==> flow/design.v <==
`timescale 1ns / 1ps
module cla_slice_part(g,p,a,b);
 input a, b;
 output g;  
 output p;  
 assign g = a & b;
 assign p = a ^ b;
endmodule
module CarryPropagateGenerateUnit( g,p,a,b);
	input  [15:0] a,b;
	output [15:0] g,p;
	cla_slice_part s0(g[0],p[0],a[0],b[0]);
	cla_slice_part s1(g[1],p[1],a[1],b[1]);
	cla_slice_part s2(g[2],p[2],a[2],b[2]);
	cla_slice_part s3(g[3],p[3],a[3],b[3]);
	cla_slice_part s4(g[4],p[4],a[4],b[4]);
	cla_slice_part s5(g[5],p[5],a[5],b[5]);
	cla_slice_part s6(g[6],p[6],a[6],b[6]);
	cla_slice_part s7(g[7],p[7],a[7],b[7]);
	cla_slice_part s8(g[8],p[8],a[8],b[8]);
	cla_slice_part s9(g[9],p[9],a[9],b[9]);
	cla_slice_part s10(g[10],p[10],a[10],b[10]);
	cla_slice_part s11(g[11],p[11],a[11],b[11]);
	cla_slice_part s12(g[12],p[12],a[12],b[12]);
	cla_slice_part s13(g[13],p[13],a[13],b[13]);
	cla_slice_part s14(g[14],p[14],a[14],b[14]);
	cla_slice_part s15(g[15],p[15],a[15],b[15]);
endmodule
module SixteenBitSummationUnit(sum,p,carry,cin);
  input [14:0] carry;
  input cin;
  input [15:0] p;
  output [15:0] sum;
  assign sum[0] = p[0] ^ cin;
  assign sum[1] = p[1] ^ carry[0];
  assign sum[2] = p[2] ^ carry[1];
  assign sum[3] = p[3] ^ carry[2];
  assign sum[4] = p[4] ^ carry[3];
  assign sum[5] = p[5] ^ carry[4];
  assign sum[6] = p[6] ^ carry[5];
  assign sum[7] = p[7] ^ carry[6];
  assign sum[8] = p[8] ^ carry[7];
  assign sum[9] = p[9] ^ carry[8];
  assign sum[10] = p[10] ^ carry[9];
  assign sum[11] = p[11] ^ carry[10];
  assign sum[12] = p[12] ^ carry[11];
  assign sum[13] = p[13] ^ carry[12];
  assign sum[14] = p[14] ^ carry[13];
  assign sum[15] = p[15] ^ carry[14];
endmodule
module four_bit_block_cla(P,G,carry,p,g,cin);
	input [3:0] p,g;
	input cin;
	output [2:0] carry;
	output P,G;
	assign	carry[0] = 	g[0] |
											cin & p[0];
	assign	carry[1] =  g[1] |
											g[0] & p[1] |
											cin  &  p[0] & p[1];
	assign	carry[2] =  g[2] |
											g[1] & p[2] |
											g[0] & p [1] & p[2] |
											cin  & p[0] & p[1] & p[2];
	assign	P = p[0] & p[1] & p[2] & p[3];
	assign	G = g[3] | 
							g[2] & p[3] |
							g[1] & p[2] & p[3] |
							g[0] & p[1] & p[2] & p[3];
endmodule
module cla_16_two_level(sum,cout,a,b,cin);
	input [15:0] a, b;
	input cin;
	output [15:0] sum;
	output  cout;
	wire [15:0]   g, p,carry;  
	wire [3:0]  G,P;
	assign carry[3]  = G[0] | cin & P[0];
	assign carry[7]  = G[1] | G[0] & P[1] | cin & P[0] & P[1]; 
	assign carry[11] = G[2] |
										 G[1] & P[2] |
										 G[0] & P[1] & P[2] | 
										 cin  & P[0] & P[1] & P[2];
	assign cout = G[3] |
								G[2] & P[3] |
								G[1] & P[2] & P[3] |
								G[0] & P[1] & P[2] & P[3] |
								cin   & P[0] & P[1] & P[2] & P[3];
	CarryPropagateGenerateUnit   CPGU( g,p,a,b);
	four_bit_block_cla FBBC0(P[0],G[0],carry[2:0],p[3:0],g[3:0],cin);     
	four_bit_block_cla FBBC1(P[1],G[1],carry[6:4],p[7:4],g[7:4],carry[3]);   
	four_bit_block_cla FBBC2(P[2],G[2],carry[10:8],p[11:8],g[11:8],carry[7]);
	four_bit_block_cla FBBC3(P[3],G[3],carry[14:12],p[15:12],g[15:12],carry[11]); 
	SixteenBitSummationUnit TTBSU(sum,p,carry[14:0],cin);
endmodule
`timescale 1ns / 1ps
module xnew2(
	output reg [15:0] x,
	input [15:0] x0,
	input [15:0] y,
	input cin,
	input reset,
	input stop,
	input clk
	);
	wire [15:0] sum,a,b;
	wire cout;	 
	cla_16_two_level alu(sum,cout,a,b,cin);
	assign a=x;
	assign b=cin?(~y):y;
	always @(posedge clk)
	begin
		if(reset)
		begin
			x<=x0;
		end
		else
		begin
			if(!stop)
			begin
				x<=sum;
			end
			else
			begin
				x<=x;
			end
		end
	end
endmodule
`timescale 1ns / 1ps
module ynew2(
	output reg [15:0] y,
	input [15:0] y0,
	input [15:0] x,
	input cin,
	input reset,
	input stop,
	input clk
	);
	wire [15:0] sum,a,b;
	wire cout;	 
	cla_16_two_level alu(sum,cout,a,b,cin);
	assign a=y;
	assign b=cin?(~x):x;
	always @(posedge clk)
	begin
		if(reset)
		begin
			y<=y0;
		end
		else
		begin
			if(!stop)
			begin
				y<=sum;
			end
			else
			begin
				y<=y;
			end
		end	
	end
endmodule
`timescale 1ns / 1ps
module znew2(
	output reg [15:0] z,
	output zsign,
	input [15:0] z0,
	input [15:0] zrom,
	input cin,
	input reset,
	input stop,
	input clk
	);
	wire [15:0] sum,a,b;
	wire cout;	 
	cla_16_two_level alu(sum,cout,a,b,cin);
	assign a=z;
	assign b=cin?(~zrom):zrom;
	always @(posedge clk)
	begin
		if(reset)
		begin
			z<=z0;
		end
		else
		begin
			if(!stop)
				z<=sum;
			else
				z<=z;
		end	
	end
	assign zsign=z[15];
endmodule
`timescale 1ns / 1ps
module datapathnew2(
	output [15:0] x,
	output [15:0] y,
	input [15:0] z0,
	input [3:0] i,
	input reset,
	input stop,
	input clk
	); 
	parameter xinit=16'b0010_0110_1101_1101;	 
	parameter yinit=16'b0;
	reg [15:0] zrom_q;
	wire [15:0] xval,yval,zval;
	wire [15:0] x0,y0;
	wire [15:0] z;
	wire zsign;
	always @(*)
	begin
		case(i)
			4'd0: zrom_q=16'b0011_0010_0100_0011;
			4'd1: zrom_q=16'b0001_1101_1010_1100;
			4'd2: zrom_q=16'b0000_1111_1010_1101;
			4'd3: zrom_q=16'b0000_0111_1111_0101;
			4'd4: zrom_q=16'b0000_0011_1111_1110;
			4'd5: zrom_q=16'b0000_0001_1111_1111;
			4'd6: zrom_q=16'b0000_0000_1111_1111;
			4'd7: zrom_q=16'b0000_0000_0111_1111;
			4'd8: zrom_q=16'b0000_0000_0011_1111;
			4'd9: zrom_q=16'b0000_0000_0001_1111;
			4'd10: zrom_q=16'b0000_0000_0000_1111;
			4'd11: zrom_q=16'b0000_0000_0000_0111;
			4'd12: zrom_q=16'b0000_0000_0000_0011;
			4'd13: zrom_q=16'b0000_0000_0000_0001;
			4'd14: zrom_q=16'b0;
			4'd15: zrom_q=16'b0;
			default: zrom_q=16'b0;
		endcase
	end
	xnew2 xmod(x,x0,yval,xcin,reset,stop,clk);
	ynew2 ymod(y,y0,xval,ycin,reset,stop,clk);
	znew2 zmod(z,zsign,z0,zval,zcin,reset,stop,clk);
	assign x0=xinit;
	assign y0=yinit;
	assign xval=$signed(x)>>>i;
	assign yval=$signed(y)>>>i;
	assign zval=zrom_q;
	assign xcin=zsign?1'b0:1'b1;
	assign ycin=zsign?1'b1:1'b0;
	assign zcin=zsign?1'b0:1'b1;
endmodule
`timescale 1ns / 1ps
module cordic_sincos(
	input clk,
	input rst,
	input start,
	input [15:0] z0,
	output ready,
	output reg done,
	output [15:0] x,
	output [15:0] y
	);
	reg busy;
	reg [3:0] cnt;
	wire load;
	assign ready = ~busy;
	assign load = rst | (start & ~busy);
	always @(posedge clk)
	begin
		if(rst)
		begin
			busy <= 1'b0;
			cnt <= 4'd0;
			done <= 1'b0;
		end
		else
		begin
			done <= 1'b0;
			if(!busy)
			begin
				cnt <= 4'd0;
				if(start)
					busy <= 1'b1;
			end
			else
			begin
				cnt <= cnt + 4'd1;
				if(cnt == 4'd15)
				begin
					busy <= 1'b0;
					done <= 1'b1;
				end
			end
		end
	end
	datapathnew2 dp(x,y,z0,cnt,load,~busy,clk);
endmodule
Wiki page: cordic_sincos / tool data

-- Reports on cordic_sincos
Tool output for the design above before and after an edit, in the order of the flow.
Lines under "original" count in the file above, lines under "edited" in the edited file.
"change": "edited" minus "original" as printed here. "relative change": 100 x difference / "original".
Library cell names are shortened.
The mark - stands for no value.
- top module: cordic_sincos
- clock input: clk
- cell library: sky130hd
- corner: tt_025C_1v80

-- The edit
The edit as a unified diff against the file above.
This change comes from a script, not from a designer. The edited design behaves differently; no optimisation was intended.
begin of diff
@@ -23,5 +23,6 @@
 	cla_slice_part s11(g[11],p[11],a[11],b[11]);
 	cla_slice_part s12(g[12],p[12],a[12],b[12]);
-	cla_slice_part s13(g[13],p[13],a[13],b[13]);
+	assign g[13] = 0;
+	assign p[13] = 0;
 	cla_slice_part s14(g[14],p[14],a[14],b[14]);
 	cla_slice_part s15(g[15],p[15],a[15],b[15]);
end of diff

-- After elaboration
Yosys after proc, flatten, opt, wreduce and memory -nomap, before mapping. Print and check cells are not counted. Equal cells are merged and count once.
Yosys's memory passes give these memory sizes; they may raise the number of words (mostly to a power of two), join words into wider ones and drop unused or constant bits.
- bit counts (item ; original ; edited ; change ; relative change (%)):
    word width x clocked read ports ; 14 ; 14 ; 0 ; 0.00
    output and inout bits ; 34 ; 34 ; 0 ; 0.00
    word-level cells ; 433 ; 391 ; -42 ; -9.70
    memory cells ; 1 ; 1 ; 0 ; 0.00
    register bits after elaboration ; 54 ; 54 ; 0 ; 0.00
    bits in read-only memories ; 224 ; 224 ; 0 ; 0.00
- memory list (item ; original ; edited):
    shape (words x width / read and write ports) ; 16x14 r1 w0 ; 16x14 r1 w0
- cells by class (item ; original ; edited ; change ; relative change (%)):
    equality and inequality tests ; 1 ; 1 ; 0 ; 0.00
    reductions and logical operators ; 2 ; 2 ; 0 ; 0.00
    shift operators ; 2 ; 2 ; 0 ; 0.00
    add/subtract/negate cells ; 1 ; 1 ; 0 ; 0.00
    muxes and demuxes ; 12 ; 12 ; 0 ; 0.00
    bitwise gates (word level) ; 408 ; 366 ; -42 ; -10.29
- operators by type and width (cell ; original ; edited ; change ; relative change (%)):
    bitwise AND 1 bit ; 190 ; 172 ; -18 ; -9.47
    OR 1 bit ; 118 ; 103 ; -15 ; -12.71
    bitwise XOR 1 bit ; 96 ; 87 ; -9 ; -9.38
    two-way mux 1 bit ; 6 ; 6 ; 0 ; 0.00
    two-way mux 16 bit ; 5 ; 5 ; 0 ; 0.00
    NOT 16 bit ; 3 ; 3 ; 0 ; 0.00
    >>> shifter 16 x 4 -> 16 bit ; 2 ; 2 ; 0 ; 0.00
    adder 4 x 1 -> 4 bit (second input constant) ; 1 ; 1 ; 0 ; 0.00
    equality test 4 bit (second input constant) ; 1 ; 1 ; 0 ; 0.00
    two-way mux 4 bit ; 1 ; 1 ; 0 ; 0.00
    NOT 1 bit ; 1 ; 1 ; 0 ; 0.00
    nonzero test 2 bit ; 1 ; 1 ; 0 ; 0.00
    OR reduction 2 bit ; 1 ; 1 ; 0 ; 0.00

-- Logic depth
Longest topological path by Yosys (ltp), each cell counted once; first at word level (registers and memories cut), then after technology mapping (sequential cells cut; the memories' decode and read muxes count).
- depth (item ; original ; edited ; change ; relative change (%)):
    word-level depth ; 18 ; 17 ; -1 ; -5.56
    ABC_AREA ; 0 ; 0 ; - ; -
    gate-level depth with buffers ; 24 ; 22 ; -2 ; -8.33
    gate-level depth less buffers ; 20 ; 19 ; -1 ; -5.00

-- Synthesis result
Yosys stat after the flow's synthesis: flattened, memories mapped to cells. It holds for the ABC_AREA given above (unset counts as 0); a run with the other value may have another netlist.
- synthesis totals (item ; original ; edited ; change ; relative change (%)):
    chip area (Yosys) (µm²) ; 6294.8 ; 4251.6 ; -2043.2 ; -32.46
    standard cells after synthesis ; 695 ; 478 ; -217 ; -31.22
    flip-flops ; 68 ; 40 ; -28 ; -41.18
    buffers ; 68 ; 57 ; -11 ; -16.18
- cell types (cell ; original ; edited ; change ; relative change (%)):
    o21ai_0 ; 58 ; 12 ; -46 ; -79.31
    nand2_1 ; 69 ; 30 ; -39 ; -56.52
    ha_1 ; 62 ; 34 ; -28 ; -45.16
    xnor2_1 ; 61 ; 42 ; -19 ; -31.15
    nor2_1 ; 34 ; 52 ; +18 ; +52.94
    inv_1 ; 34 ; 18 ; -16 ; -47.06
    mux2i_1 ; 28 ; 43 ; +15 ; +53.57
    o21ai_1 ; 0 ; 15 ; +15 ; -
    dfxtp_1 ; 52 ; 38 ; -14 ; -26.92
    edfxtp_1 ; 16 ; 2 ; -14 ; -87.50
    clkbuf_1 ; 20 ; 10 ; -10 ; -50.00
    a21oi_1 ; 39 ; 30 ; -9 ; -23.08
    o21a_1 ; 18 ; 9 ; -9 ; -50.00
    xor2_1 ; 16 ; 9 ; -7 ; -43.75
    o22ai_1 ; 7 ; 0 ; -7 ; -100.00
    a21o_1 ; 13 ; 7 ; -6 ; -46.15
    nand2b_1 ; 10 ; 4 ; -6 ; -60.00
    and2_1 ; 5 ; 0 ; -5 ; -100.00
Not every row of either side is listed.
By module: a second synthesis without flattening, with its own total; a netlist apart from the flattened one above.
- unflattened totals (item ; original ; edited ; change ; relative change (%)):
    cells (unflattened synthesis) ; 591 ; 597 ; +6 ; +1.02
    area (unflattened synthesis) (µm²) ; 6284.8 ; 6303.5 ; +18.7 ; +0.30
Rows give one instance, submodules left out.
- modules, original (module ; sequential area (µm²) ; times used ; area (µm²) ; cells):
    datapathnew2 ; 0.0 ; 1 ; 1545.2 ; 177
    znew2 ; 480.5 ; 1 ; 898.4 ; 54
    xnew2 ; 480.5 ; 1 ; 890.9 ; 53
    ynew2 ; 480.5 ; 1 ; 890.9 ; 53
    four_bit_block_cla ; 0.0 ; 12 ; 57.6 ; 10
    cla_slice_part ; 0.0 ; 48 ; 12.5 ; 1
    SixteenBitSummationUnit ; 0.0 ; 3 ; 140.1 ; 16
    cordic_sincos ; 120.1 ; 1 ; 231.5 ; 23
    cla_16_two_level ; 0.0 ; 3 ; 38.8 ; 5
    CarryPropagateGenerateUnit ; 0.0 ; 3 ; 0.0 ; 0
- modules, edited (module ; sequential area (µm²) ; times used ; area (µm²) ; cells):
    datapathnew2 ; 0.0 ; 1 ; 1545.2 ; 177
    znew2 ; 480.5 ; 1 ; 898.4 ; 54
    xnew2 ; 480.5 ; 1 ; 890.9 ; 53
    ynew2 ; 480.5 ; 1 ; 890.9 ; 53
    four_bit_block_cla ; 0.0 ; 12 ; 57.6 ; 10
    cla_slice_part ; 0.0 ; 45 ; 12.5 ; 1
    SixteenBitSummationUnit ; 0.0 ; 3 ; 140.1 ; 16
    cordic_sincos ; 120.1 ; 1 ; 231.5 ; 23
    cla_16_two_level ; 0.0 ; 3 ; 38.8 ; 5
    CarryPropagateGenerateUnit ; 0.0 ; 3 ; 18.8 ; 3

-- Path before layout
Path of least setup slack by OpenSTA after synthesis, without wires, with an ideal clock, recovery checks aside; 20% of the period is set as input and as output delay. Where synthesis merged equal registers, the netlist keeps one of their names.
- timing path after synthesis (item ; original ; edited ; change ; relative change (%)):
    path type ; flip-flop to flip-flop ; flip-flop to flip-flop ; - ; -
    from ; reg cnt[0] ; reg cnt[0] ; - ; -
    to ; reg dp.ymod.y[15] ; reg dp.ymod.y[11] ; - ; -
    path slack (ns) ; 0.324 ; 0.852 ; +0.528 ; -
    path delay (ns) ; 4.675 ; 4.148 ; -0.527 ; -11.27
    buffers on the path ; 3 ; 4 ; +1 ; +33.33
    arrival time (ns) ; 4.548 ; 4.020 ; -0.528 ; -11.61
    clock period (ns) ; 5.0 ; 5.0 ; 0.0 ; 0.00
    time at the first pin (ns) ; 0.000 ; 0.000 ; 0.000 ; -
    stages ; 21 ; 21 ; 0 ; 0.00
    setup time (ns) ; 0.127 ; 0.128 ; +0.001 ; -
    synthesis period reached (ns) ; 4.676 ; 4.148 ; -0.528 ; -11.29
"path delay" is the arrival time less input delay plus setup time.
"stages" counts driving pins, that of a launching flip-flop among them; a cell with two outputs on the path counts twice.
"synthesis period reached" = period - worst setup slack (recovery checks aside). The figure is calculated, with input and output delays left at 20% of the set period.
Between the ends stands the longest chain of elaborated cells between them, by number of cells; it is not shown to be the way that was timed. Of several equally long chains one is given.
A line is the first line of the expression or statement that the cell stems from. Yosys adds cells for indexed reads and writes and turns some case tables into memories.
At most two assigning lines are given for a register; there are more.
Between the ends, after synthesis, original:
- path through: dfxtp_1 -> buf_6 -> buf_12 -> buf_4 -> mux4_2 -> mux4_2 -> xnor2_1 -> ha_1 -> and3_1 -> a221oi_1 -> o21ai_0 -> a21oi_1 -> nor2_1 -> o32a_1 -> ha_1 -> o21a_1 -> o21ai_0 -> nand2b_1 -> xnor2_1 -> a21oi_1 -> nor2_1
- ends and longest elaborated chain, after synthesis, original (item ; line ; source):
    start: declaration ; 259 ; reg [3:0] cnt;
    start: assignment ; 268 ; cnt <= 4'd0;
    start: assignment ; 282 ; cnt <= cnt + 4'd1;
    end: assignment ; 149 ; y<=y0;
    end: assignment ; 155 ; y<=sum;
    end: declaration ; 132 ; output reg [15:0] y,
original: Chain of elaborated cells between the ends: none given.
Between the ends, after synthesis, edited:
- path through: dfxtp_1 -> buf_6 -> buf_2 -> buf_2 -> buf_2 -> a21oi_1 -> mux4_2 -> xnor2_1 -> ha_1 -> and3_1 -> a221oi_1 -> o21ai_1 -> a21oi_1 -> inv_1 -> ha_1 -> o21ai_0 -> nand2b_1 -> a21oi_1 -> xnor2_1 -> mux2i_1 -> nor2_1
- length of the longest elaborated chain: 16
- ends and longest elaborated chain, after synthesis, edited (item ; line ; source):
    start: declaration ; 260 ; reg [3:0] cnt;
    start: assignment ; 269 ; cnt <= 4'd0;
    start: assignment ; 283 ; cnt <= cnt + 4'd1;
    >>> shifter 16 x 4 -> 16 bit ; 241 ; assign xval=$signed(x)>>>i;
    NOT 16 bit ; 145 ; assign b=cin?(~x):x;
    two-way mux 16 bit ; 145 ;
    bitwise AND 1 bit ; 6 ; assign g = a & b;
    bitwise AND 1 bit ; 68 ; g[2] & p[3] |
    OR 1 bit (3 in a row) ; 67 ; assign G = g[3] |
    bitwise AND 1 bit ; 80 ; assign carry[7] = G[1] | G[0] & P[1] | cin & P[0] & P[1];
    OR 1 bit (2 in a row) ; 80 ;
    bitwise AND 1 bit (3 in a row) ; 65 ; cin & p[0] & p[1] & p[2];
    OR 1 bit ; 62 ; assign carry[2] = g[2] |
    bitwise XOR 1 bit ; 46 ; assign sum[11] = p[11] ^ carry[10];
    end: assignment ; 150 ; y<=y0;
    end: assignment ; 156 ; y<=sum;
    end: declaration ; 133 ; output reg [15:0] y,

-- Timing after layout
Path of least setup slack in the final report of each run of set A (OpenROAD, finished layout, wires in). Where an end is a register, its clock arrival counts in the times.
- timing path post-layout (item ; original ; edited ; change ; relative change (%)):
    path type ; flip-flop to flip-flop ; flip-flop to flip-flop ; - ; -
    from ; reg cnt[0] ; reg cnt[0] ; - ; -
    to ; reg dp.xmod.x[15] ; reg dp.ymod.y[11] ; - ; -
    path slack (ns) ; 0.34 ; 0.53 ; +0.19 ; -
    setup time (ns) ; 0.11 ; 0.13 ; +0.02 ; -
    time at the first pin (ns) ; 0.34 ; 0.29 ; -0.05 ; -14.71
    arrival time (ns) ; 4.90 ; 4.64 ; -0.26 ; -5.31
    stages ; 19 ; 20 ; +1 ; +5.26
    clock period (ns) ; 5.0 ; 5.0 ; 0.0 ; 0.00
    buffers on the path ; 1 ; 1 ; 0 ; 0.00
Between the ends stands the longest chain of elaborated cells between them, by number of cells; it is not shown to be the way that was timed. Of several equally long chains one is given.
At most two assigning lines are given for a register; there are more.
Between the ends, post-layout, original:
- path through: dfxtp_4 -> buf_4 -> mux4_2 -> mux2_2 -> a221oi_4 -> xnor2_1 -> ha_1 -> a21oi_1 -> o21ai_0 -> a221o_1 -> a41o_1 -> o22a_1 -> ha_1 -> o21ai_0 -> nand2b_1 -> a21oi_1 -> xnor2_1 -> a21oi_1 -> nor2_1
- ends and longest elaborated chain, post-layout, original (item ; line ; source):
    start: declaration ; 259 ; reg [3:0] cnt;
    start: assignment ; 268 ; cnt <= 4'd0;
    start: assignment ; 282 ; cnt <= cnt + 4'd1;
    end: assignment ; 115 ; x<=x0;
    end: assignment ; 121 ; x<=sum;
    end: declaration ; 98 ; output reg [15:0] x,
original: Chain of elaborated cells between the ends: none given.
Between the ends, post-layout, edited:
- path through: dfxtp_2 -> buf_4 -> inv_1 -> o21ai_0 -> a21oi_1 -> mux2i_1 -> xnor2_1 -> ha_1 -> and3_1 -> a221oi_2 -> o21ai_1 -> a21oi_1 -> inv_1 -> ha_1 -> o21ai_0 -> nand2b_1 -> a21oi_1 -> xnor2_1 -> mux2i_1 -> nor2_1
- length of the longest elaborated chain: 16
- ends and longest elaborated chain, post-layout, edited (item ; line ; source):
    start: declaration ; 260 ; reg [3:0] cnt;
    start: assignment ; 269 ; cnt <= 4'd0;
    start: assignment ; 283 ; cnt <= cnt + 4'd1;
    >>> shifter 16 x 4 -> 16 bit ; 241 ; assign xval=$signed(x)>>>i;
    NOT 16 bit ; 145 ; assign b=cin?(~x):x;
    two-way mux 16 bit ; 145 ;
    bitwise AND 1 bit ; 6 ; assign g = a & b;
    bitwise AND 1 bit ; 68 ; g[2] & p[3] |
    OR 1 bit (3 in a row) ; 67 ; assign G = g[3] |
    bitwise AND 1 bit ; 80 ; assign carry[7] = G[1] | G[0] & P[1] | cin & P[0] & P[1];
    OR 1 bit (2 in a row) ; 80 ;
    bitwise AND 1 bit (3 in a row) ; 65 ; cin & p[0] & p[1] & p[2];
    OR 1 bit ; 62 ; assign carry[2] = g[2] |
    bitwise XOR 1 bit ; 46 ; assign sum[11] = p[11] ^ carry[10];
    end: assignment ; 150 ; y<=y0;
    end: assignment ; 156 ; y<=sum;
    end: declaration ; 133 ; output reg [15:0] y,

-- Measured runs
Runs of the flow (Yosys, OpenROAD) on both versions; the two runs of a pair have the same settings. The constraints put input and output delay at 20% of the set period each and load the outputs with 0.01 pF.
Flow settings, set A:
- CORE_UTILIZATION: 40
- period_ns at 5.0
- noted CAP_MARGIN: 20
- noted CORE_MARGIN: 2
- SLEW_MARGIN: 20
- measured results, set A (item ; original ; edited ; change ; relative change (%)):
    total power after layout (uW) ; 3962 ; 1451 ; -2511 ; -63.38
    summed negative setup slack (ns) ; 0.000 ; 0.000 ; 0.000 ; -
    area of the die (µm²) ; 16756.0 ; 11469.3 ; -5286.7 ; -31.55
    netlist area reported by Yosys (µm²) ; 6294.8 ; 4251.6 ; -2043.2 ; -32.46
    worst slack on setup checks (ns) ; 0.338 ; 0.533 ; +0.195 ; -
    standard-cell area after routing (µm²) ; 7133.1 ; 4664.5 ; -2468.6 ; -34.61
    period achieved (ns) ; 4.662 ; 4.467 ; -0.195 ; -4.18
Flow settings, set B:
- noted CELL_PAD_IN_SITES_GLOBAL_PLACEMENT: 2
- CORE_UTILIZATION: 16
- CTS_CLUSTER_SIZE at 20
- GPL_ROUTABILITY_DRIVEN at 1
- MAX_ROUTING_LAYER: met5
- MIN_ROUTING_LAYER: met1
- noted PLACE_DENSITY_LB_ADDON: 0.16
- SLEW_MARGIN: 20
- TNS_END_PERCENT: 20
- period_ns at 7.06
- noted CAP_MARGIN: 20
- noted CORE_MARGIN: 2
- measured results, set B (item ; original ; edited ; change ; relative change (%)):
    total power after layout (uW) ; 2880 ; 1116 ; -1764 ; -61.25
    summed negative setup slack (ns) ; 0.000 ; 0.000 ; 0.000 ; -
    area of the die (µm²) ; 40945.5 ; 27892.3 ; -13053.2 ; -31.88
    netlist area reported by Yosys (µm²) ; 6294.8 ; 4251.6 ; -2043.2 ; -32.46
    worst slack on setup checks (ns) ; 1.703 ; 2.094 ; +0.391 ; -
    standard-cell area after routing (µm²) ; 7485.9 ; 4933.5 ; -2552.4 ; -34.10
    period achieved (ns) ; 5.357 ; 4.966 ; -0.391 ; -7.30
"period achieved": clock period set for the run, less the worst setup slack. It is reckoned from that one timing run; input and output delays stay at 20% of the period that was set.
"total power after layout" rests on the timing tool's default activity at the inputs, not on a simulated workload.
